==> flow/design.v <==
parameter Z_2 = 2'bZZ;
parameter Z_4 = 4'bZZZZ;
parameter Z_8 = 8'bZZZZZZZZ;
parameter Z_16 = 16'bZZZZZZZZZZZZZZZZ;
parameter IDLE = 2'b00;
parameter WRITE_CONTROL = 2'b01;
parameter READ_CONTROL = 2'b10;
parameter REG_SP = 4'b1000;
parameter REG_EPC = 4'b1001;
parameter REG_ESP = 4'b1010;
parameter REG_IH = 4'b1011;
parameter REG_RA = 4'b1100;
parameter OP_ADDIU = 5'b01001;
parameter OP_ADDIU3 = 5'b01000;
parameter OP_B = 5'b00010;
parameter OP_BEQZ = 5'b00100;
parameter OP_BNEZ = 5'b00101;
parameter OP_LI = 5'b01101;
parameter OP_LW = 5'b10011;
parameter OP_SW = 5'b11011;
parameter OP_ADDSP3 = 5'b00000;
parameter OP_CMPI = 5'b01110;
parameter OP_LW_SP = 5'b10010;
parameter OP_SW_SP = 5'b11010;
parameter OP_INT = 5'b11111;
parameter OP_BTEQZ_PREFIX = 5'b01100;
parameter OP_BTEQZ_SUFFIX = 3'b000;
parameter OP_ADDSP_PREFIX = 5'b01100;
parameter OP_ADDSP_SUFFIX = 3'b011;
parameter OP_MTSP_PREFIX = 5'b01100;
parameter OP_MTSP_SUFFIX = 3'b100;
parameter OP_AND_PREFIX = 5'b11101;
parameter OP_AND_SUFFIX = 5'b01100;
parameter OP_CMP_PREFIX = 5'b11101;
parameter OP_CMP_SUFFIX = 5'b01010;
parameter OP_OR_PREFIX = 5'b11101;
parameter OP_OR_SUFFIX = 5'b01101;
parameter OP_NOT_PREFIX = 5'b11101;
parameter OP_NOT_SUFFIX = 5'b01111;
parameter OP_SLLV_PREFIX = 5'b11101;
parameter OP_SLLV_SUFFIX = 5'b00100;
parameter OP_SLTU_PREFIX = 5'b11101;
parameter OP_SLTU_SUFFIX = 5'b00011;
parameter OP_JR_PREFIX = 5'b11101;
parameter OP_JR_MIDFIX = 3'b000;
parameter OP_JR_SUFFIX = 5'b00000;
parameter OP_MFPC_PREFIX = 5'b11101;
parameter OP_MFPC_MIDFIX = 3'b010;
parameter OP_MFPC_SUFFIX = 5'b00000;
parameter OP_JALR_PREFIX = 5'b11101;
parameter OP_JALR_MIDFIX = 3'b110;
parameter OP_JALR_SUFFIX = 5'b00000;
parameter OP_JRRA_PREFIX = 5'b11101;
parameter OP_JRRA_MIDFIX = 3'b001;
parameter OP_JRRA_SUFFIX = 5'b00000;
parameter OP_MFIH_PREFIX = 5'b11110;
parameter OP_MFIH_SUFFIX = 8'b00000000;
parameter OP_MTIH_PREFIX = 5'b11110;
parameter OP_MTIH_SUFFIX = 8'b00000001;
parameter OP_SLL_PREFIX = 5'b00110;
parameter OP_SLL_SUFFIX = 2'b00;
parameter OP_SRA_PREFIX = 5'b00110;
parameter OP_SRA_SUFFIX = 2'b11;
parameter OP_SUBU_PREFIX = 5'b11100;
parameter OP_SUBU_SUFFIX = 2'b11;
parameter OP_ADDU_PREFIX = 5'b11100;
parameter OP_ADDU_SUFFIX = 2'b01;
parameter OP_NOP = 16'b0000100000000000;
module ByPass (
  input [3:0] sourceAddress,
  input [15:0] sourceValue,
  input [3:0] updatedAddress,
  input [15:0] updatedValue,
  output [15:0] selectedValue
);
assign selectedValue = updatedAddress == sourceAddress ? updatedValue : sourceValue;
endmodule
module Forwarder (
	input clk,
	input rst,
	input [15:0] in,
	output reg [15:0] out
);
reg [15:0] temp;
always @ (negedge clk or negedge rst) begin
	if (!rst) begin
		temp <= 0;
	end else begin
		temp <= in;
	end
end
always @ (posedge clk or negedge rst) begin
	if (!rst) begin
		out <= 0;
	end else begin
		out <= temp;
	end
end
endmodule
module Forwarder4Bit (
	input clk,
	input rst,
	input [3:0] in,
	output reg [3:0] out
);
reg [3:0] temp;
always @ (negedge clk or negedge rst) begin
	if (!rst) begin
		temp <= 0;
	end else begin
		temp <= in;
	end
end
always @ (posedge clk or negedge rst) begin
	if (!rst) begin
		out <= 0;
	end else begin
		out <= temp;
	end
end
endmodule
module InterruptSelector (
  input [15:0] normalInstruction,
  input [15:0] interruptInstruction,
  input interruptSignal,
  output [15:0] selectedInstruction
);
assign selectedInstruction = interruptSignal ? interruptInstruction : normalInstruction;
endmodule
module HardwareInterruptHandler (
  input clock, 
  input reset,
  input interruptSignal,
  input handInterruptSignalIn,
  output interruptSignalOut
);
reg [3:0] handSignalCache;
always @ (posedge clock or negedge reset) begin
  if (!reset) begin
    handSignalCache <= 4'b1111;
  end else begin
    handSignalCache[0] <= handSignalCache[1];
    handSignalCache[1] <= handSignalCache[2];
    handSignalCache[2] <= handSignalCache[3];
    handSignalCache[3] <= handInterruptSignalIn;
  end
end
assign interruptSignalOut = (handSignalCache[0] && handSignalCache[1] && !handSignalCache[2] && !handSignalCache[3]) ?  1'b1   :  interruptSignal;
endmodule
module InterruptHandler (
  input clock,
  input reset,
  input [3:0] interruptIndexIn,
  input interruptSignalIn,
  output reg interruptSignalOut,
  output reg [15:0] interruptInstructionOut
);
parameter OP_ADDIU = 5'b01001;
parameter OP_ADDIU3 = 5'b01000;
parameter OP_B = 5'b00010;
parameter OP_BEQZ = 5'b00100;
parameter OP_BNEZ = 5'b00101;
parameter OP_LI = 5'b01101;
parameter OP_LW = 5'b10011;
parameter OP_SW = 5'b11011;
parameter OP_ADDSP3 = 5'b00000;
parameter OP_CMPI = 5'b01110;
parameter OP_LW_SP = 5'b10010;
parameter OP_SW_SP = 5'b11010;
parameter OP_INT = 5'b11111;
parameter OP_BTEQZ_PREFIX = 5'b01100;
parameter OP_BTEQZ_SUFFIX = 3'b000;
parameter OP_ADDSP_PREFIX = 5'b01100;
parameter OP_ADDSP_SUFFIX = 3'b011;
parameter OP_MTSP_PREFIX = 5'b01100;
parameter OP_MTSP_SUFFIX = 3'b100;
parameter OP_AND_PREFIX = 5'b11101;
parameter OP_AND_SUFFIX = 5'b01100;
parameter OP_CMP_PREFIX = 5'b11101;
parameter OP_CMP_SUFFIX = 5'b01010;
parameter OP_OR_PREFIX = 5'b11101;
parameter OP_OR_SUFFIX = 5'b01101;
parameter OP_NOT_PREFIX = 5'b11101;
parameter OP_NOT_SUFFIX = 5'b01111;
parameter OP_SLLV_PREFIX = 5'b11101;
parameter OP_SLLV_SUFFIX = 5'b00100;
parameter OP_SLTU_PREFIX = 5'b11101;
parameter OP_SLTU_SUFFIX = 5'b00011;
parameter OP_JR_PREFIX = 5'b11101;
parameter OP_JR_MIDFIX = 3'b000;
parameter OP_JR_SUFFIX = 5'b00000;
parameter OP_MFPC_PREFIX = 5'b11101;
parameter OP_MFPC_MIDFIX = 3'b010;
parameter OP_MFPC_SUFFIX = 5'b00000;
parameter OP_JALR_PREFIX = 5'b11101;
parameter OP_JALR_MIDFIX = 3'b110;
parameter OP_JALR_SUFFIX = 5'b00000;
parameter OP_JRRA_PREFIX = 5'b11101;
parameter OP_JRRA_MIDFIX = 3'b001;
parameter OP_JRRA_SUFFIX = 5'b00000;
parameter OP_MFIH_PREFIX = 5'b11110;
parameter OP_MFIH_SUFFIX = 8'b00000000;
parameter OP_MTIH_PREFIX = 5'b11110;
parameter OP_MTIH_SUFFIX = 8'b00000001;
parameter OP_SLL_PREFIX = 5'b00110;
parameter OP_SLL_SUFFIX = 2'b00;
parameter OP_SRA_PREFIX = 5'b00110;
parameter OP_SRA_SUFFIX = 2'b11;
parameter OP_SUBU_PREFIX = 5'b11100;
parameter OP_SUBU_SUFFIX = 2'b11;
parameter OP_ADDU_PREFIX = 5'b11100;
parameter OP_ADDU_SUFFIX = 2'b01;
parameter OP_NOP = 16'b0000100000000000;
reg [3:0] interruptState;
reg [3:0] interruptIndex;
reg insideInterrupt;
localparam STATE_TOTAL = 10;
always @ (negedge clock or negedge reset) begin
  if (!reset) begin
    interruptState <= 1;
    interruptIndex <= 0;
    insideInterrupt <= 0;
  end else begin
    if (interruptSignalIn == 1 && insideInterrupt == 0 && interruptState == 1) begin
      interruptIndex <= interruptIndexIn;
      insideInterrupt <= 1;
    end else if (interruptState < STATE_TOTAL && insideInterrupt == 1) begin
      interruptState <= interruptState + 1;
    end else if (interruptState == STATE_TOTAL) begin
      interruptState <= 1;
      insideInterrupt <= 0;
      interruptIndex <= 0;
    end
  end
end
always @ (posedge clock or negedge reset) begin
  if (!reset) begin
    interruptInstructionOut <= OP_NOP;
    interruptSignalOut <= 0;
  end else begin
    if (insideInterrupt == 1) begin 
	    interruptInstructionOut <= {8'hF8, interruptState, interruptIndex};
		  interruptSignalOut <= 1;
	  end else begin
	    interruptInstructionOut <= OP_NOP;
		  interruptSignalOut <= 0;
	  end
  end
end
endmodule
module InstructionFetcher (
	input clk,
	input rst,
	input [15:0] current_PC,  
	input [15:0] mem_read,  
	output reg [15:0] current_IR_addr,
	output reg [15:0] current_IR
);
parameter OP_ADDIU = 5'b01001;
parameter OP_ADDIU3 = 5'b01000;
parameter OP_B = 5'b00010;
parameter OP_BEQZ = 5'b00100;
parameter OP_BNEZ = 5'b00101;
parameter OP_LI = 5'b01101;
parameter OP_LW = 5'b10011;
parameter OP_SW = 5'b11011;
parameter OP_ADDSP3 = 5'b00000;
parameter OP_CMPI = 5'b01110;
parameter OP_LW_SP = 5'b10010;
parameter OP_SW_SP = 5'b11010;
parameter OP_INT = 5'b11111;
parameter OP_BTEQZ_PREFIX = 5'b01100;
parameter OP_BTEQZ_SUFFIX = 3'b000;
parameter OP_ADDSP_PREFIX = 5'b01100;
parameter OP_ADDSP_SUFFIX = 3'b011;
parameter OP_MTSP_PREFIX = 5'b01100;
parameter OP_MTSP_SUFFIX = 3'b100;
parameter OP_AND_PREFIX = 5'b11101;
parameter OP_AND_SUFFIX = 5'b01100;
parameter OP_CMP_PREFIX = 5'b11101;
parameter OP_CMP_SUFFIX = 5'b01010;
parameter OP_OR_PREFIX = 5'b11101;
parameter OP_OR_SUFFIX = 5'b01101;
parameter OP_NOT_PREFIX = 5'b11101;
parameter OP_NOT_SUFFIX = 5'b01111;
parameter OP_SLLV_PREFIX = 5'b11101;
parameter OP_SLLV_SUFFIX = 5'b00100;
parameter OP_SLTU_PREFIX = 5'b11101;
parameter OP_SLTU_SUFFIX = 5'b00011;
parameter OP_JR_PREFIX = 5'b11101;
parameter OP_JR_MIDFIX = 3'b000;
parameter OP_JR_SUFFIX = 5'b00000;
parameter OP_MFPC_PREFIX = 5'b11101;
parameter OP_MFPC_MIDFIX = 3'b010;
parameter OP_MFPC_SUFFIX = 5'b00000;
parameter OP_JALR_PREFIX = 5'b11101;
parameter OP_JALR_MIDFIX = 3'b110;
parameter OP_JALR_SUFFIX = 5'b00000;
parameter OP_JRRA_PREFIX = 5'b11101;
parameter OP_JRRA_MIDFIX = 3'b001;
parameter OP_JRRA_SUFFIX = 5'b00000;
parameter OP_MFIH_PREFIX = 5'b11110;
parameter OP_MFIH_SUFFIX = 8'b00000000;
parameter OP_MTIH_PREFIX = 5'b11110;
parameter OP_MTIH_SUFFIX = 8'b00000001;
parameter OP_SLL_PREFIX = 5'b00110;
parameter OP_SLL_SUFFIX = 2'b00;
parameter OP_SRA_PREFIX = 5'b00110;
parameter OP_SRA_SUFFIX = 2'b11;
parameter OP_SUBU_PREFIX = 5'b11100;
parameter OP_SUBU_SUFFIX = 2'b11;
parameter OP_ADDU_PREFIX = 5'b11100;
parameter OP_ADDU_SUFFIX = 2'b01;
parameter OP_NOP = 16'b0000100000000000;
always @ (negedge clk) begin
	current_IR_addr <= current_PC;
end
always @ (negedge rst or posedge clk) begin
	if (!rst) begin
		current_IR <= OP_NOP;
	end else begin
		current_IR <= mem_read;
	end
end
endmodule
module InstructionDecoder (
  input clock,
  input reset,
  input [15:0] currentInstruction,
  output reg [3:0] firstRegisiterAddress,
  output reg [3:0] secondRegisiterAddress,   
  output reg [3:0] targetRegisiterAddress,
  output reg [2:0] jumpControl,
  output reg [3:0] interruptIndex,
  output reg interruptSignal,
  output reg interruptInstructionSignal
);
parameter OP_ADDIU = 5'b01001;
parameter OP_ADDIU3 = 5'b01000;
parameter OP_B = 5'b00010;
parameter OP_BEQZ = 5'b00100;
parameter OP_BNEZ = 5'b00101;
parameter OP_LI = 5'b01101;
parameter OP_LW = 5'b10011;
parameter OP_SW = 5'b11011;
parameter OP_ADDSP3 = 5'b00000;
parameter OP_CMPI = 5'b01110;
parameter OP_LW_SP = 5'b10010;
parameter OP_SW_SP = 5'b11010;
parameter OP_INT = 5'b11111;
parameter OP_BTEQZ_PREFIX = 5'b01100;
parameter OP_BTEQZ_SUFFIX = 3'b000;
parameter OP_ADDSP_PREFIX = 5'b01100;
parameter OP_ADDSP_SUFFIX = 3'b011;
parameter OP_MTSP_PREFIX = 5'b01100;
parameter OP_MTSP_SUFFIX = 3'b100;
parameter OP_AND_PREFIX = 5'b11101;
parameter OP_AND_SUFFIX = 5'b01100;
parameter OP_CMP_PREFIX = 5'b11101;
parameter OP_CMP_SUFFIX = 5'b01010;
parameter OP_OR_PREFIX = 5'b11101;
parameter OP_OR_SUFFIX = 5'b01101;
parameter OP_NOT_PREFIX = 5'b11101;
parameter OP_NOT_SUFFIX = 5'b01111;
parameter OP_SLLV_PREFIX = 5'b11101;
parameter OP_SLLV_SUFFIX = 5'b00100;
parameter OP_SLTU_PREFIX = 5'b11101;
parameter OP_SLTU_SUFFIX = 5'b00011;
parameter OP_JR_PREFIX = 5'b11101;
parameter OP_JR_MIDFIX = 3'b000;
parameter OP_JR_SUFFIX = 5'b00000;
parameter OP_MFPC_PREFIX = 5'b11101;
parameter OP_MFPC_MIDFIX = 3'b010;
parameter OP_MFPC_SUFFIX = 5'b00000;
parameter OP_JALR_PREFIX = 5'b11101;
parameter OP_JALR_MIDFIX = 3'b110;
parameter OP_JALR_SUFFIX = 5'b00000;
parameter OP_JRRA_PREFIX = 5'b11101;
parameter OP_JRRA_MIDFIX = 3'b001;
parameter OP_JRRA_SUFFIX = 5'b00000;
parameter OP_MFIH_PREFIX = 5'b11110;
parameter OP_MFIH_SUFFIX = 8'b00000000;
parameter OP_MTIH_PREFIX = 5'b11110;
parameter OP_MTIH_SUFFIX = 8'b00000001;
parameter OP_SLL_PREFIX = 5'b00110;
parameter OP_SLL_SUFFIX = 2'b00;
parameter OP_SRA_PREFIX = 5'b00110;
parameter OP_SRA_SUFFIX = 2'b11;
parameter OP_SUBU_PREFIX = 5'b11100;
parameter OP_SUBU_SUFFIX = 2'b11;
parameter OP_ADDU_PREFIX = 5'b11100;
parameter OP_ADDU_SUFFIX = 2'b01;
parameter OP_NOP = 16'b0000100000000000;
parameter Z_2 = 2'bZZ;
parameter Z_4 = 4'bZZZZ;
parameter Z_8 = 8'bZZZZZZZZ;
parameter Z_16 = 16'bZZZZZZZZZZZZZZZZ;
parameter IDLE = 2'b00;
parameter WRITE_CONTROL = 2'b01;
parameter READ_CONTROL = 2'b10;
parameter REG_SP = 4'b1000;
parameter REG_EPC = 4'b1001;
parameter REG_ESP = 4'b1010;
parameter REG_IH = 4'b1011;
parameter REG_RA = 4'b1100;
localparam NONE_CONTROL = 3'b000;
localparam B_CONTROL = 3'b001;
localparam BEQZ_CONTROL = 3'b010;
localparam BNEZ_CONTROL = 3'b011;
localparam BTEQZ_CONTROL = 3'b100;
localparam JR_CONTROL = 3'b101;
localparam JALR_CONTROL = 3'b110;
localparam JRRA_CONTROL = 3'b111;
reg [15:0] instruction;
wire [3:0] firstParameter = {1'b0, instruction[10:8]};
wire [3:0] secondParameter = {1'b0, instruction[7:5]};
wire [3:0] thirdParameter = {1'b0, instruction[4:2]};
always @ (negedge clock or negedge reset) begin
  if (!reset) begin
    instruction <= OP_NOP;
  end else begin
    instruction <= currentInstruction;
  end
end
always @ (posedge clock or negedge reset) begin
  firstRegisiterAddress <= 0;
  secondRegisiterAddress <= 0;
  targetRegisiterAddress <= 4'hf;
  interruptSignal <= 0;
  interruptIndex <= 0;
  interruptInstructionSignal <= 0;
  jumpControl <= NONE_CONTROL;
  if (!reset) begin
    firstRegisiterAddress <= 0;
    secondRegisiterAddress <= 0;
    interruptSignal <= 0;
    interruptIndex <= 0;
    interruptInstructionSignal <= 0;
    targetRegisiterAddress <= 4'hf;
    jumpControl <= NONE_CONTROL;
  end else begin
    case (instruction[15:11])
      OP_ADDIU: begin
        targetRegisiterAddress <= firstParameter;
        firstRegisiterAddress <= firstParameter;
      end
      OP_ADDIU3: begin
        targetRegisiterAddress <= secondParameter;
        firstRegisiterAddress <= firstParameter;
      end
      OP_B: begin
        jumpControl <= B_CONTROL;
      end
      OP_BEQZ: begin
        jumpControl <= BEQZ_CONTROL;
        firstRegisiterAddress <= firstParameter;
      end
      OP_BNEZ: begin
        jumpControl <= BNEZ_CONTROL;
        firstRegisiterAddress <= firstParameter;
      end
      OP_LI: begin
        targetRegisiterAddress <= firstParameter;
      end
      OP_LW: begin
        targetRegisiterAddress <= secondParameter;
        firstRegisiterAddress <= firstParameter;
      end
      OP_SW: begin
        firstRegisiterAddress <= firstParameter;
        secondRegisiterAddress <= secondParameter;
      end
      OP_ADDSP3: begin
        targetRegisiterAddress <= firstParameter;
        secondRegisiterAddress <= REG_SP;
      end
      OP_CMPI: begin
        firstRegisiterAddress <= firstParameter;
      end
      OP_LW_SP: begin
        targetRegisiterAddress <= firstParameter;
        secondRegisiterAddress <= REG_SP;
      end
      OP_SW_SP: begin
        firstRegisiterAddress <= firstParameter;
        secondRegisiterAddress <= REG_SP;
      end
      OP_INT: begin
        case (instruction[7:4])
          0: begin
            interruptSignal <= 1;
            interruptIndex <= instruction[3:0];
          end
          1: begin 
            targetRegisiterAddress <= REG_EPC;
          end
          2: begin
            targetRegisiterAddress <= REG_ESP;
            firstRegisiterAddress <= REG_SP;
          end
          3: begin
            targetRegisiterAddress <= REG_SP;
          end
          4: begin
            firstRegisiterAddress <= REG_EPC;
            secondRegisiterAddress <= REG_SP;
          end
          5: begin
            secondRegisiterAddress <= REG_SP;
          end
          6: begin
            firstRegisiterAddress <= REG_ESP;
            secondRegisiterAddress <= REG_SP;
          end
          7: begin
				interruptInstructionSignal <= 1;
            firstRegisiterAddress <= REG_IH;
          end
        endcase
      end
      5'b01100: begin
        case (instruction[10:8])
          OP_BTEQZ_SUFFIX: begin
            jumpControl <= BTEQZ_CONTROL;
          end
          OP_ADDSP_SUFFIX: begin
            targetRegisiterAddress <= REG_SP;
            secondRegisiterAddress <= REG_SP;
          end
          OP_MTSP_SUFFIX: begin
            targetRegisiterAddress <= REG_SP;
            secondRegisiterAddress <= secondParameter;
          end
        endcase
      end
      5'b11101: begin
        case (instruction[4:0])
          OP_AND_SUFFIX: begin
            targetRegisiterAddress <= firstParameter;
            firstRegisiterAddress  <= firstParameter;
            secondRegisiterAddress <= secondParameter;
          end
          OP_CMP_SUFFIX: begin
            firstRegisiterAddress <= firstParameter;
            secondRegisiterAddress <= secondParameter;
          end
          OP_OR_SUFFIX: begin
            targetRegisiterAddress <= firstParameter;
            firstRegisiterAddress <= firstParameter;
            secondRegisiterAddress <= secondParameter;
          end
          OP_NOT_SUFFIX: begin
            targetRegisiterAddress <= firstParameter;
            secondRegisiterAddress <= secondParameter;
          end
          OP_SLLV_SUFFIX: begin
            targetRegisiterAddress <= secondParameter;
            firstRegisiterAddress <= firstParameter;
            secondRegisiterAddress <= secondParameter;
          end
          OP_SLTU_SUFFIX: begin
            firstRegisiterAddress <= firstParameter;
            secondRegisiterAddress <= secondParameter;
          end
          5'b00000: begin
            case (instruction[7:5])
              OP_JR_MIDFIX: begin
				    jumpControl <= JR_CONTROL;
                firstRegisiterAddress <= firstParameter;
              end
              OP_MFPC_MIDFIX: begin
                targetRegisiterAddress <= firstParameter;
              end
              OP_JALR_MIDFIX: begin
				    jumpControl <= JALR_CONTROL;
                targetRegisiterAddress <= REG_RA;
                firstRegisiterAddress <= firstParameter;
              end
              OP_JRRA_MIDFIX: begin
				    jumpControl <= JRRA_CONTROL;
                firstRegisiterAddress <= REG_RA;
              end
            endcase
          end
        endcase
      end
      5'b11110: begin
        case (instruction[7:0])
          OP_MFIH_SUFFIX: begin
            targetRegisiterAddress <= firstParameter;
            firstRegisiterAddress <= REG_IH;
          end
          OP_MTIH_SUFFIX: begin
            targetRegisiterAddress <= REG_IH;
            firstRegisiterAddress <= firstParameter;
          end
        endcase
      end
      5'b00110: begin
        case (instruction[1:0])
          OP_SLL_SUFFIX: begin
            targetRegisiterAddress <= firstParameter;
            secondRegisiterAddress <= secondParameter;
          end
          OP_SRA_SUFFIX: begin
            targetRegisiterAddress <= firstParameter;
            secondRegisiterAddress <= secondParameter;
          end
        endcase
      end
      5'b11100: begin
        case (instruction[1:0])
          OP_SUBU_SUFFIX: begin
            targetRegisiterAddress <= thirdParameter;
            firstRegisiterAddress <= firstParameter;
            secondRegisiterAddress <= secondParameter;
          end
          OP_ADDU_SUFFIX: begin
            targetRegisiterAddress <= thirdParameter;
            firstRegisiterAddress <= firstParameter;
            secondRegisiterAddress <= secondParameter;
          end
        endcase
      end
      default: begin
      end
    endcase
  end
end
endmodule
module ProgramCounterAdder (
  input clock,
  input reset,
  input [15:0] currentPC,
  input [15:0] currentInstruction,
  input [15:0] finalRegisterValue,
  input t,
  input interruptSignal,
  input interruptInstructionSignal,
  input [2:0] jumpControl,
  output [15:0] nextPC
);
localparam NONE_CONTROL = 3'b000;
localparam B_CONTROL = 3'b001;
localparam BEQZ_CONTROL = 3'b010;
localparam BNEZ_CONTROL = 3'b011;
localparam BTEQZ_CONTROL = 3'b100;
localparam JR_CONTROL = 3'b101;
reg [15:0] instruction, jumpPC;
reg [15:0] programCounterRegister;
reg jump;
wire [15:0] immediateSignExtend_8bit = {instruction[7] ? 8'hff : 8'h00, instruction[7:0]};
wire [15:0] immediateSignExtend_11bit = {instruction[10] ?  5'b11111 : 5'b00000, instruction[10:0]};
always @ (negedge clock or negedge reset) begin
  if (!reset) begin
    instruction <= 16'h8000;  
    programCounterRegister <= 16'hffff;  
  end else begin
    instruction <= currentInstruction;
    programCounterRegister <= currentPC;
  end
end
always @ (*) begin
  jumpPC = 0;
  jump = 0;
  if (!reset) begin
    jumpPC = 0;
    jump = 0;
  end else begin
    case (jumpControl)
      NONE_CONTROL: begin
        jumpPC = 0;
        jump = 0;
      end
      B_CONTROL: begin
        jumpPC = programCounterRegister + immediateSignExtend_11bit;
        jump = 1;
      end
      BEQZ_CONTROL: begin
        if (finalRegisterValue == 0) begin
          jumpPC = programCounterRegister + immediateSignExtend_8bit;
          jump = 1;
        end
      end
      BNEZ_CONTROL: begin
        if (finalRegisterValue != 0) begin
          jumpPC = programCounterRegister + immediateSignExtend_8bit;
          jump = 1;
        end
      end
      BTEQZ_CONTROL: begin
        if (t == 0) begin
          jumpPC = programCounterRegister + immediateSignExtend_8bit;
          jump = 1;
        end
      end
      JR_CONTROL: begin
        jumpPC = finalRegisterValue;
        jump = 1;
      end
    endcase
  end
end
assign nextPC = interruptInstructionSignal ? finalRegisterValue : (interruptSignal ? programCounterRegister : (jump ? jumpPC : programCounterRegister + 1));
endmodule
module ArithmeticLogicalUnit (
  input clock,
  input reset,
  input [15:0] finalFirstRegisterValue,
  input [15:0] finalSecondRegisterValue,
  input [15:0] currentProgramCounter,
  input [15:0] currentInstruction,
  output reg [15:0] targetValue,
  output reg tRead
);
reg tWriteEnable;
reg tToWrite;
reg [15:0] programCounter;
reg [15:0] instruction;
reg [15:0] firstRegisterValue;
reg [15:0] secondRegisterValue;
wire [15:0] immediateSignExtend_8bit = {instruction[7] ? 8'hff : 8'h00, instruction[7:0]};
wire [15:0] immediateSignExtend_11bit = {instruction[10] ?  5'b11111 : 5'b00000, instruction[10:0]};
wire [15:0] immediateZeroExtend_8bit = {8'h00, instruction[7:0]};
wire [15:0] immediateSignExtend_4bit = {instruction[3] ? 12'hfff : 12'h000, instruction[3:0]};
wire [3:0] shiftImmediate = instruction[4:2] ? instruction[4:2] : 8;
parameter OP_ADDIU = 5'b01001;
parameter OP_ADDIU3 = 5'b01000;
parameter OP_B = 5'b00010;
parameter OP_BEQZ = 5'b00100;
parameter OP_BNEZ = 5'b00101;
parameter OP_LI = 5'b01101;
parameter OP_LW = 5'b10011;
parameter OP_SW = 5'b11011;
parameter OP_ADDSP3 = 5'b00000;
parameter OP_CMPI = 5'b01110;
parameter OP_LW_SP = 5'b10010;
parameter OP_SW_SP = 5'b11010;
parameter OP_INT = 5'b11111;
parameter OP_BTEQZ_PREFIX = 5'b01100;
parameter OP_BTEQZ_SUFFIX = 3'b000;
parameter OP_ADDSP_PREFIX = 5'b01100;
parameter OP_ADDSP_SUFFIX = 3'b011;
parameter OP_MTSP_PREFIX = 5'b01100;
parameter OP_MTSP_SUFFIX = 3'b100;
parameter OP_AND_PREFIX = 5'b11101;
parameter OP_AND_SUFFIX = 5'b01100;
parameter OP_CMP_PREFIX = 5'b11101;
parameter OP_CMP_SUFFIX = 5'b01010;
parameter OP_OR_PREFIX = 5'b11101;
parameter OP_OR_SUFFIX = 5'b01101;
parameter OP_NOT_PREFIX = 5'b11101;
parameter OP_NOT_SUFFIX = 5'b01111;
parameter OP_SLLV_PREFIX = 5'b11101;
parameter OP_SLLV_SUFFIX = 5'b00100;
parameter OP_SLTU_PREFIX = 5'b11101;
parameter OP_SLTU_SUFFIX = 5'b00011;
parameter OP_JR_PREFIX = 5'b11101;
parameter OP_JR_MIDFIX = 3'b000;
parameter OP_JR_SUFFIX = 5'b00000;
parameter OP_MFPC_PREFIX = 5'b11101;
parameter OP_MFPC_MIDFIX = 3'b010;
parameter OP_MFPC_SUFFIX = 5'b00000;
parameter OP_JALR_PREFIX = 5'b11101;
parameter OP_JALR_MIDFIX = 3'b110;
parameter OP_JALR_SUFFIX = 5'b00000;
parameter OP_JRRA_PREFIX = 5'b11101;
parameter OP_JRRA_MIDFIX = 3'b001;
parameter OP_JRRA_SUFFIX = 5'b00000;
parameter OP_MFIH_PREFIX = 5'b11110;
parameter OP_MFIH_SUFFIX = 8'b00000000;
parameter OP_MTIH_PREFIX = 5'b11110;
parameter OP_MTIH_SUFFIX = 8'b00000001;
parameter OP_SLL_PREFIX = 5'b00110;
parameter OP_SLL_SUFFIX = 2'b00;
parameter OP_SRA_PREFIX = 5'b00110;
parameter OP_SRA_SUFFIX = 2'b11;
parameter OP_SUBU_PREFIX = 5'b11100;
parameter OP_SUBU_SUFFIX = 2'b11;
parameter OP_ADDU_PREFIX = 5'b11100;
parameter OP_ADDU_SUFFIX = 2'b01;
parameter OP_NOP = 16'b0000100000000000;
parameter Z_2 = 2'bZZ;
parameter Z_4 = 4'bZZZZ;
parameter Z_8 = 8'bZZZZZZZZ;
parameter Z_16 = 16'bZZZZZZZZZZZZZZZZ;
parameter IDLE = 2'b00;
parameter WRITE_CONTROL = 2'b01;
parameter READ_CONTROL = 2'b10;
parameter REG_SP = 4'b1000;
parameter REG_EPC = 4'b1001;
parameter REG_ESP = 4'b1010;
parameter REG_IH = 4'b1011;
parameter REG_RA = 4'b1100;
always @ (negedge clock or negedge reset) begin
  if (!reset) begin
    programCounter <= 0;
    instruction <= OP_NOP;
    firstRegisterValue <= 0;
    secondRegisterValue <= 0;
  end else begin
    programCounter <= currentProgramCounter;
    instruction <= currentInstruction;
    firstRegisterValue <= finalFirstRegisterValue;
    secondRegisterValue <= finalSecondRegisterValue;
  end
end
always @(posedge clock or negedge reset) begin
  if (!reset) begin
    tWriteEnable <= 1;
    tToWrite <= 0;
    targetValue <= 0;
    tRead <= 0;
  end else begin
    case (instruction[15:11])
      OP_ADDIU: begin
        targetValue <= firstRegisterValue + immediateSignExtend_8bit;
      end
      OP_ADDIU3: begin
        targetValue <= firstRegisterValue + immediateSignExtend_4bit;
      end
      OP_LI: begin
        targetValue <= immediateZeroExtend_8bit;
      end
      OP_SW: begin
        targetValue <= secondRegisterValue;
      end		  
      OP_ADDSP3: begin
        targetValue <= secondRegisterValue + immediateSignExtend_8bit;
      end
      OP_CMPI: begin
        tToWrite <= firstRegisterValue != immediateSignExtend_8bit;
        if (tWriteEnable) tRead <= firstRegisterValue != immediateSignExtend_8bit;
        tWriteEnable <= 0;
      end
      OP_SW_SP: begin
		    targetValue <= firstRegisterValue;
		  end
      OP_INT: begin
        case (instruction[7:4])
          1: begin 
            targetValue <= programCounter;
          end
          2: begin
            targetValue <= firstRegisterValue;
          end
          3: begin
            targetValue <= 16'hBF20;
          end
          4: begin
            targetValue <= firstRegisterValue;
          end 
          5: begin
            targetValue <= instruction[3:0];
          end
          6: begin
            targetValue <= firstRegisterValue;
          end 
        endcase
      end
      5'b01100: begin
        case (instruction[10:8])
          OP_ADDSP_SUFFIX: begin
            targetValue <= secondRegisterValue + immediateSignExtend_8bit;
          end
          OP_MTSP_SUFFIX: begin
            targetValue <= secondRegisterValue;
          end
        endcase
      end
      5'b11101: begin
        case (instruction[4:0])
          OP_AND_SUFFIX: begin
            targetValue <= firstRegisterValue & secondRegisterValue;
          end
          OP_CMP_SUFFIX: begin
            tToWrite <= firstRegisterValue != secondRegisterValue;
            if (tWriteEnable) tRead <= firstRegisterValue != secondRegisterValue;
            tWriteEnable <= 0;
          end
          OP_OR_SUFFIX: begin
            targetValue <= firstRegisterValue | secondRegisterValue;
          end
          OP_NOT_SUFFIX: begin
            targetValue <= ~secondRegisterValue;
          end
          OP_SLLV_SUFFIX: begin
            targetValue <= secondRegisterValue << firstRegisterValue;
          end
          OP_SLTU_SUFFIX: begin
            tToWrite <= $unsigned(firstRegisterValue) < $unsigned(secondRegisterValue);
            if (tWriteEnable) tRead <= $unsigned(firstRegisterValue) < $unsigned(secondRegisterValue);
            tWriteEnable <= 0;
          end
          5'b00000: begin
            case (instruction[7:5])
              OP_MFPC_MIDFIX: begin
                targetValue <= programCounter;
              end
              OP_JALR_MIDFIX: begin
                targetValue <= programCounter;
              end
            endcase
          end
        endcase
      end
      5'b11110: begin
        case (instruction[7:0])
          OP_MFIH_SUFFIX: begin
            targetValue <= firstRegisterValue;
          end
          OP_MTIH_SUFFIX: begin
            targetValue <= firstRegisterValue;
          end
        endcase
      end
      5'b00110: begin
        case (instruction[1:0])
          OP_SLL_SUFFIX: begin
            targetValue <= secondRegisterValue << shiftImmediate;
          end
          OP_SRA_SUFFIX: begin
            targetValue <= secondRegisterValue >>> shiftImmediate;
          end
        endcase
      end
      5'b11100: begin
        case (instruction[1:0])
          OP_SUBU_SUFFIX: begin
            targetValue <= firstRegisterValue - secondRegisterValue;
          end
          OP_ADDU_SUFFIX: begin
            targetValue <= firstRegisterValue + secondRegisterValue;
          end
        endcase
      end
      default: begin
			tWriteEnable <= 1;
			targetValue <= 0;
      end
    endcase
  end
end
endmodule
module MemoryAddressCalculator (
	input clk,
	input rst,
	input [15:0] instruction_in,
	input [15:0] first_register_value,
	input [15:0] second_reigster_value,
	output reg [1:0] memory_control,
	output reg [15:0] memory_address
);
wire [15:0] immediate_from_5;
wire [15:0] immediate_from_8;
reg [15:0] instruction;
reg [15:0] rm_1, rm_2;
parameter OP_ADDIU = 5'b01001;
parameter OP_ADDIU3 = 5'b01000;
parameter OP_B = 5'b00010;
parameter OP_BEQZ = 5'b00100;
parameter OP_BNEZ = 5'b00101;
parameter OP_LI = 5'b01101;
parameter OP_LW = 5'b10011;
parameter OP_SW = 5'b11011;
parameter OP_ADDSP3 = 5'b00000;
parameter OP_CMPI = 5'b01110;
parameter OP_LW_SP = 5'b10010;
parameter OP_SW_SP = 5'b11010;
parameter OP_INT = 5'b11111;
parameter OP_BTEQZ_PREFIX = 5'b01100;
parameter OP_BTEQZ_SUFFIX = 3'b000;
parameter OP_ADDSP_PREFIX = 5'b01100;
parameter OP_ADDSP_SUFFIX = 3'b011;
parameter OP_MTSP_PREFIX = 5'b01100;
parameter OP_MTSP_SUFFIX = 3'b100;
parameter OP_AND_PREFIX = 5'b11101;
parameter OP_AND_SUFFIX = 5'b01100;
parameter OP_CMP_PREFIX = 5'b11101;
parameter OP_CMP_SUFFIX = 5'b01010;
parameter OP_OR_PREFIX = 5'b11101;
parameter OP_OR_SUFFIX = 5'b01101;
parameter OP_NOT_PREFIX = 5'b11101;
parameter OP_NOT_SUFFIX = 5'b01111;
parameter OP_SLLV_PREFIX = 5'b11101;
parameter OP_SLLV_SUFFIX = 5'b00100;
parameter OP_SLTU_PREFIX = 5'b11101;
parameter OP_SLTU_SUFFIX = 5'b00011;
parameter OP_JR_PREFIX = 5'b11101;
parameter OP_JR_MIDFIX = 3'b000;
parameter OP_JR_SUFFIX = 5'b00000;
parameter OP_MFPC_PREFIX = 5'b11101;
parameter OP_MFPC_MIDFIX = 3'b010;
parameter OP_MFPC_SUFFIX = 5'b00000;
parameter OP_JALR_PREFIX = 5'b11101;
parameter OP_JALR_MIDFIX = 3'b110;
parameter OP_JALR_SUFFIX = 5'b00000;
parameter OP_JRRA_PREFIX = 5'b11101;
parameter OP_JRRA_MIDFIX = 3'b001;
parameter OP_JRRA_SUFFIX = 5'b00000;
parameter OP_MFIH_PREFIX = 5'b11110;
parameter OP_MFIH_SUFFIX = 8'b00000000;
parameter OP_MTIH_PREFIX = 5'b11110;
parameter OP_MTIH_SUFFIX = 8'b00000001;
parameter OP_SLL_PREFIX = 5'b00110;
parameter OP_SLL_SUFFIX = 2'b00;
parameter OP_SRA_PREFIX = 5'b00110;
parameter OP_SRA_SUFFIX = 2'b11;
parameter OP_SUBU_PREFIX = 5'b11100;
parameter OP_SUBU_SUFFIX = 2'b11;
parameter OP_ADDU_PREFIX = 5'b11100;
parameter OP_ADDU_SUFFIX = 2'b01;
parameter OP_NOP = 16'b0000100000000000;
parameter Z_2 = 2'bZZ;
parameter Z_4 = 4'bZZZZ;
parameter Z_8 = 8'bZZZZZZZZ;
parameter Z_16 = 16'bZZZZZZZZZZZZZZZZ;
parameter IDLE = 2'b00;
parameter WRITE_CONTROL = 2'b01;
parameter READ_CONTROL = 2'b10;
parameter REG_SP = 4'b1000;
parameter REG_EPC = 4'b1001;
parameter REG_ESP = 4'b1010;
parameter REG_IH = 4'b1011;
parameter REG_RA = 4'b1100;
assign immediate_from_5 = {instruction[4]? 11'b11111111111: 11'b00000000000, instruction[4:0]};
assign immediate_from_8 = {instruction[7]? 8'hFF: 8'h00, instruction[7:0]};
always @ (negedge clk or negedge rst) begin
	if (!rst) begin
		instruction <= 16'b0000100000000000;
		rm_1 <= 0;
		rm_2 <= 0;
	end else begin
		instruction <= instruction_in;
		rm_1 <= first_register_value;
		rm_2 <= second_reigster_value;
	end
end
always @ (posedge clk or negedge rst) begin
	if (!rst) begin
		memory_address <= 16'hFFFF;
		memory_control <= IDLE;
	end else begin
		case (instruction[15:11])
			OP_LW_SP: begin
				memory_address <= rm_2 + immediate_from_8;
				memory_control <= READ_CONTROL;
			end
			OP_LW: begin
				memory_address <= rm_1 + immediate_from_5;
				memory_control <= READ_CONTROL;
			end
			OP_SW_SP: begin
				memory_address <= rm_2 + immediate_from_8;
				memory_control <= WRITE_CONTROL;
			end
			OP_SW: begin
				memory_address <= rm_1 + immediate_from_5;
				memory_control <= WRITE_CONTROL;
			end
      OP_INT: begin
        case (instruction[7:4])
          4: begin
            memory_address <= rm_2;
            memory_control <= WRITE_CONTROL;
          end
          5: begin
            memory_address <= rm_2 + 1;
            memory_control <= WRITE_CONTROL;
          end
          6: begin
            memory_address <= rm_2 + 2;
            memory_control <= WRITE_CONTROL;
          end 
        endcase
      end
			default begin
				memory_address <= 16'hFFFF;
				memory_control <= IDLE;
			end
		endcase
	end
end
endmodule
module MemoryInterface (
	input clk,
	input rst,
	input [15:0] memory_address_from_cpu,
	input [15:0] target_value_from_cpu,
	input [1:0] memory_control_signal_from_cpu,
	input [15:0] data_fetched_from_memory,
	output reg [15:0] memory_address_to_memory,
	output [15:0] data_fetched_to_cpu,
	output reg [1:0] memory_control_signal_to_memory,
	output reg [15:0] target_value_to_memory
);
reg [15:0] memory_address_temp;
reg [1:0] memory_control_signal_temp;
reg [15:0] target_value_temp;
assign data_fetched_to_cpu = data_fetched_from_memory;
always @ (negedge clk or negedge rst) begin
	if (!rst) begin
		memory_address_temp <= 0;
		memory_control_signal_temp <= 0;
		target_value_temp <= 0;
	end else begin
		memory_address_temp <= memory_address_from_cpu;
		memory_control_signal_temp <= memory_control_signal_from_cpu;
		target_value_temp <= target_value_from_cpu;
	end
end
always @ (posedge clk or negedge rst) begin
	if (!rst) begin
		memory_address_to_memory <= 0;
		memory_control_signal_to_memory <= 0;
		target_value_to_memory <= 0;
	end else begin
		memory_address_to_memory <= memory_address_temp;
		memory_control_signal_to_memory <= memory_control_signal_temp;
		target_value_to_memory <= target_value_temp;
	end
end
endmodule
module Selector (
  input clk, rst,
  input [1:0] memory_control,
  input [15:0] mem_data_read,
  input [15:0] alu_cal_result,
  output [15:0] select_cal_result
);
reg [15:0] temp_result;
reg [1:0] memory_control_temp;
always @ (negedge clk or negedge rst) begin
  if (!rst) begin
    temp_result <= 0;
    memory_control_temp <= 0;
  end
  else begin
    temp_result <= alu_cal_result;
	 memory_control_temp <= memory_control;
  end
end
assign select_cal_result = memory_control_temp[1]? mem_data_read : temp_result;
endmodule
module Register (
  input clock,
  input reset,
  input [3:0] firstRegisterAddress,
  input [3:0] secondRegisterAddress,
  input [3:0] targetRegisterAddress,
  input [15:0] targetValue,
  output [15:0] firstRegisterValueOrigin,
  output [15:0] secondRegisterValueOrigin,
  output [175:0] debug_registers
);
reg [207:0] registers;
assign debug_registers = {
    registers[0*16 +: 16],
    registers[1*16 +: 16],
    registers[2*16 +: 16],
    registers[3*16 +: 16],
    registers[4*16 +: 16],
    registers[5*16 +: 16],
    registers[6*16 +: 16],
    registers[7*16 +: 16],
    registers[8*16 +: 16],
    registers[9*16 +: 16],
    registers[10*16 +: 16]
};
assign firstRegisterValueOrigin = firstRegisterAddress <= 12 ? registers[firstRegisterAddress*16 +: 16] : 16'h0000;
assign secondRegisterValueOrigin = secondRegisterAddress <= 12 ? registers[secondRegisterAddress*16 +: 16] : 16'h0000;
always @ (negedge clock, negedge reset) begin
  if (!reset) begin
    registers <= 0;
  end else begin
    if (targetRegisterAddress <= 12) begin
      registers[targetRegisterAddress*16 +: 16] <= targetValue;
    end
  end
end
endmodule
module CentralProcessingUnit (
  input clock,
  input reset,
  input handInterruptSignalIn,
  input [15:0] IF_memory_read,
  output [15:0] IF_address,
  input [15:0] MEM_memory_read,
  output [1:0] MEM_memory_control,
  output [15:0] MEM_memory_address,
  output [15:0] MEM_target_value,
  output [175:0] register_value
);
wire [15:0] programCounter_0;   
wire [15:0] programCounter_1;   
wire [15:0] programCounter_2;   
wire [15:0] programCounter_3;   
wire [15:0] programCounter_4;   
wire [15:0] programCounter_5;   
wire [15:0] instruction_1_origin;
wire [15:0] instruction_1_selected;
wire [15:0] instruction_2;
wire [15:0] instruction_3;
wire [15:0] instruction_4;
wire [3:0] firstRegisterAddress;
wire [15:0] firstRegisterValueOrigin;
wire [15:0] firstRegisterValueMiddle;
wire [15:0] firstRegisterValueFinal;
wire [3:0] secondRegisterAddress;
wire [15:0] secondRegisterValueOrigin;
wire [15:0] secondRegisterValueMiddle;
wire [15:0] secondRegisterValueFinal;
wire [3:0] targetRegisterAddress_2;
wire [3:0] targetRegisterAddress_3;
wire [3:0] targetRegisterAddress_4;
wire [15:0] targetValue_3;
wire [15:0] targetValue_4;
wire t;
wire [2:0] jumpControl;
wire [1:0] memoryControl;
wire [15:0] dataMemoryAddress;
wire [15:0] dataFetched;
wire [3:0] interruptIndex;
wire interruptSignalDecoder;
wire interruptSignalHandler;
wire interruptSignalHardware;
wire interruptInstructionSignal;
wire [15:0] interruptInstruction;
ProgramCounterAdder pcAdder (
  clock,
  reset,
  programCounter_0,
  instruction_1_selected,
  firstRegisterValueFinal,
  t,
  interruptSignalHandler,
  interruptInstructionSignal,
  jumpControl,
  programCounter_0
);
InstructionFetcher fetcher (
  .clk(clock),
  .rst(reset),
  .current_PC(programCounter_0),
  .mem_read(IF_memory_read),
  .current_IR_addr(IF_address),
  .current_IR(instruction_1_origin)
);
InstructionDecoder decoder (
  clock,
  reset,
  instruction_1_selected,
  firstRegisterAddress,
  secondRegisterAddress,
  targetRegisterAddress_2,
  jumpControl,
  interruptIndex,
  interruptSignalDecoder,
  interruptInstructionSignal
);
InterruptHandler handler (
  clock,
  reset,
  interruptIndex,
  interruptSignalHardware,
  interruptSignalHandler,
  interruptInstruction
);
InterruptSelector interruptSelector (
  instruction_1_origin,
  interruptInstruction,
  interruptSignalHandler,
  instruction_1_selected
);
HardwareInterruptHandler hardwareHandler (
  clock, 
  reset,
  interruptSignalDecoder,
  handInterruptSignalIn,
  interruptSignalHardware
);
Forwarder programCounterForwarder_2 (
  clock,
  reset,
  programCounter_0,
  programCounter_2
);
Forwarder instructionForwarder_2 (
  clock,
  reset,
  instruction_1_selected,
  instruction_2
);
ByPass firstRegisiterByPass_II (
  firstRegisterAddress,
  firstRegisterValueOrigin,
  targetRegisterAddress_4,
  targetValue_4,
  firstRegisterValueMiddle
);
ByPass firstRegisiterByPass_I (
  firstRegisterAddress,
  firstRegisterValueMiddle,
  targetRegisterAddress_3,
  targetValue_3,
  firstRegisterValueFinal
);
ByPass secondRegisterByPass_II (
  secondRegisterAddress,
  secondRegisterValueOrigin,
  targetRegisterAddress_4,
  targetValue_4,
  secondRegisterValueMiddle
);
ByPass secondRegisterByPass_I (
  secondRegisterAddress,
  secondRegisterValueMiddle,
  targetRegisterAddress_3,
  targetValue_3,
  secondRegisterValueFinal
);
ArithmeticLogicalUnit alu (
  clock,
  reset,
  firstRegisterValueFinal,
  secondRegisterValueFinal,
  programCounter_2,
  instruction_2,
  targetValue_3,
  t
);
MemoryAddressCalculator addressCalculator (
  clock,
  reset,
  instruction_2,
  firstRegisterValueFinal,
  secondRegisterValueFinal,
  memoryControl,
  dataMemoryAddress
);
Forwarder4Bit targetRegisterAddressForwarder_3 (
  clock,
  reset,
  targetRegisterAddress_2,
  targetRegisterAddress_3
);
MemoryInterface memoryCommunicator (
  .clk(clock),
  .rst(reset),
  .memory_address_from_cpu(dataMemoryAddress),  
  .target_value_from_cpu(targetValue_3), 
  .memory_control_signal_from_cpu(memoryControl),  
  .data_fetched_from_memory(MEM_memory_read),
  .memory_address_to_memory(MEM_memory_address),
  .memory_control_signal_to_memory(MEM_memory_control),
  .target_value_to_memory(MEM_target_value),
  .data_fetched_to_cpu(dataFetched)     
);
Selector selector (
  .clk(clock),
  .rst(reset),
  .memory_control(memoryControl),
  .mem_data_read(dataFetched),
  .alu_cal_result(targetValue_3),
  .select_cal_result(targetValue_4)
);
Forwarder4Bit targetRegisterAddressForwarder_4 (
  clock,
  reset,
  targetRegisterAddress_3,
  targetRegisterAddress_4
);
Register register (
  clock,
  reset,
  firstRegisterAddress,
  secondRegisterAddress,
  targetRegisterAddress_4,
  targetValue_4,
  firstRegisterValueOrigin,
  secondRegisterValueOrigin,
  register_value
);
endmodule
# Tool chain data of CentralProcessingUnit
# What the tools print for CentralProcessingUnit, step after step.
# Lines are those of the file above, counted from 1.
# The mark -- stands for no value.
# setup
top_module	CentralProcessingUnit
clock	clock
cell_library	sky130hd
pvt_corner	tt_025C_1v80

# Elaborated design
# Source: Yosys, flattened and elaborated, memories not mapped. Widths are those after wreduce. Registers that Yosys merges into a memory's read port (data or address) are not register bits. Print and check cells do not count.
# op_classes
add_sub_neg	13
multipliers	0
div_mod_pow	0
cmp	5
equal	99
n_shift	7
n_mux	87
logic	10
n_reduce_logical	53
# ops
operator	count
indexed select 208 x 9 -> 16 bit	2
two-way mux 16 bit	18
variable shift 16 x 33 -> 208 bit	1
variable shift 16 x 33 -> 208 bit with constant A	1
bitwise AND 208 bit	1
OR 208 bit	1
NOT 208 bit	1
parallel mux 16 bit (select 13 bit)	1
parallel mux 16 bit (select 5 bit)	2
adder 16 bit	7
parallel mux 16 bit (select 3 bit)	2
parallel mux 16 bit (select 2 bit)	3
== test 5 x 4 -> 1 bit with constant B	18
== test 5 bit with constant B	16
parallel mux 16 bit (select 4 bit)	1
parallel mux 4 bit (select 2 bit)	6
two-way mux 4 bit	11
negation 8 -> 33 bit	1
adder 16 x 1 -> 16 bit with constant B	2
!= test 16 bit	2
parallel mux 4 bit (select 8 bit)	1
== test 5 x 3 -> 1 bit with constant B	6
== test 4 x 3 -> 1 bit with constant B	7
parallel mux 4 bit (select 7 bit)	1
OR reduction 2 bit	13
two-way mux 3 bit	7
zero test 5 bit	4
parallel mux 4 bit (select 5 bit)	1
# Not listed: further kinds 65, cells in them 137.
# bits
ff_bits	582
latch_bits	0
ram_bits	0
rom_bits	0
clocked_rd_ports_x_width	0
mem_count	0
in_bits	35
output_inout_bits	226
word_cells	316

# Logic depth
# Yosys ltp: most cells in a row. Word level: on the elaborated netlist, between registers, memories and ports. Mapped: between sequential cells and ports; inverters and the memories' decode and read muxes count.
# logic_depth
word_depth	11
ABC_AREA	0
ltp_mapped	16
mapped_depth_nobuf	14

# Synthesis result
# Source: synth_stat.txt of the flow (Yosys; design flattened, memories mapped). It holds for the ABC_AREA given above (unset counts as 0); a run with the other value may have another netlist.
# synth_totals
stdcells	3533
yosys_area_um2	33357.0
seq_area_um2	13739.4
flip_flops	550
buf_cells	414
# types
cell_type	count	area_total_um2
sky130_fd_sc_hd__dfrtn_1	353	8.83E+03
sky130_fd_sc_hd__dfrtp_1	136	3.4E+03
sky130_fd_sc_hd__mux4_2	80	1.8E+03
sky130_fd_sc_hd__ha_1	127	1.59E+03
sky130_fd_sc_hd__o21ai_0	310	1.55E+03
sky130_fd_sc_hd__buf_4	180	1.35E+03
sky130_fd_sc_hd__nand2_1	345	1.29E+03
sky130_fd_sc_hd__a21oi_1	245	1.23E+03
sky130_fd_sc_hd__dfstp_2	45	1.18E+03
sky130_fd_sc_hd__nor2_1	282	1.06E+03
sky130_fd_sc_hd__mux2i_1	97	970.931
sky130_fd_sc_hd__clkbuf_1	199	746.966
sky130_fd_sc_hd__xnor2_1	68	595.571
sky130_fd_sc_hd__nor3_1	75	375.36
sky130_fd_sc_hd__a221oi_1	42	367.853
sky130_fd_sc_hd__xor2_1	42	367.853
sky130_fd_sc_hd__mux2_2	30	337.824
sky130_fd_sc_hd__a22oi_1	44	330.317
# Not listed: further types 78, cells in them 833.
# The figures by module come from a second, unflattened synthesis with its own total; it is not the netlist above.
# hier_totals
cells_unflattened	3496
hier_area_um2	38689.6
# Each row is one instance without its submodules.
# by_module
module	instances	cells	area_um2	seq_area_um2
Register	1	948	12512.0	5205.0
ArithmeticLogicalUnit	1	1139	9735.6	2054.5
MemoryAddressCalculator	1	404	3957.5	1597.8
ProgramCounterAdder	1	358	2975.4	695.7
InstructionDecoder	1	230	2107.0	932.1
MemoryInterface	1	84	1821.7	1701.6
Forwarder	2	32	800.8	800.8
ByPass	4	22	247.7	0.0
InterruptHandler	1	73	820.8	451.7
InstructionFetcher	1	33	725.7	721.9
Selector	1	35	674.4	425.4
Forwarder4Bit	2	8	200.2	200.2
InterruptSelector	1	18	249.0	0.0
HardwareInterruptHandler	1	6	117.6	105.1
CentralProcessingUnit	1	0	0.0	0.0

# Design CentralProcessingUnit on sky130hd. What follows are 5 stored runs of the flow, each under its own settings; their order means nothing. The constraints put input and output delay at 20% of the set period each and load the outputs with 0.01 pF.
# "totalPower_mw": no workload was simulated; the value follows from the tool's default switching activity.
# A setting shown as . is not set for that run.
# Results: . = not shown.
run name	CAP_MARGIN	CELL_PAD_IN_SITES_DETAIL_PLACEMENT	CELL_PAD_IN_SITES_GLOBAL_PLACEMENT	CORE_MARGIN	HOLD_SLACK_MARGIN	period_ns	CORE_UTILIZATION	SLEW_MARGIN	GPL_ROUTABILITY_DRIVEN	PLACE_DENSITY_LB_ADDON	ABC_AREA	CTS_CLUSTER_DIAMETER	CTS_CLUSTER_SIZE	MIN_ROUTING_LAYER	PLACE_DENSITY	TNS_END_PERCENT	synthArea_um2	final_die_area_um2	finish.utilization_frac	totalPower_mw	ws_setup_ns	hold_ws_ns	timing.setup.tns_ns	finalCellArea_um2
record 1	5	2	1	7	0.21	11.0	40	20	.	.	.	.	.	.	.	.	33357.0	91672.7	0.47	9.697	0.211	0.371	0.000	38680.8
record 2	5	2	1	7	-0.02	11.0	40	20	0	0.13	.	.	.	.	.	.	33357.0	91672.7	0.464	9.376	0.206	0.367	0.000	38169.1
record 3	5	2	1	10	-0.02	11.0	58	15	0	.	1	372	61	met2	0.94	25	.	.	.	.	.	.	.	.
record 4	5	2	1	7	-0.02	11.0	58	20	0	0.13	1	.	.	.	.	25	.	.	.	.	.	.	.	.
record 5	5	.	1	2	.	11.0	40	20	.	.	.	.	.	.	.	.	33357.0	85717.2	0.469	9.364	0.272	0.360	0.000	38599.5
# Record 3: not finished: placement ended with error DPL-0033
# Record 4: not finished: placement ended with a tool error
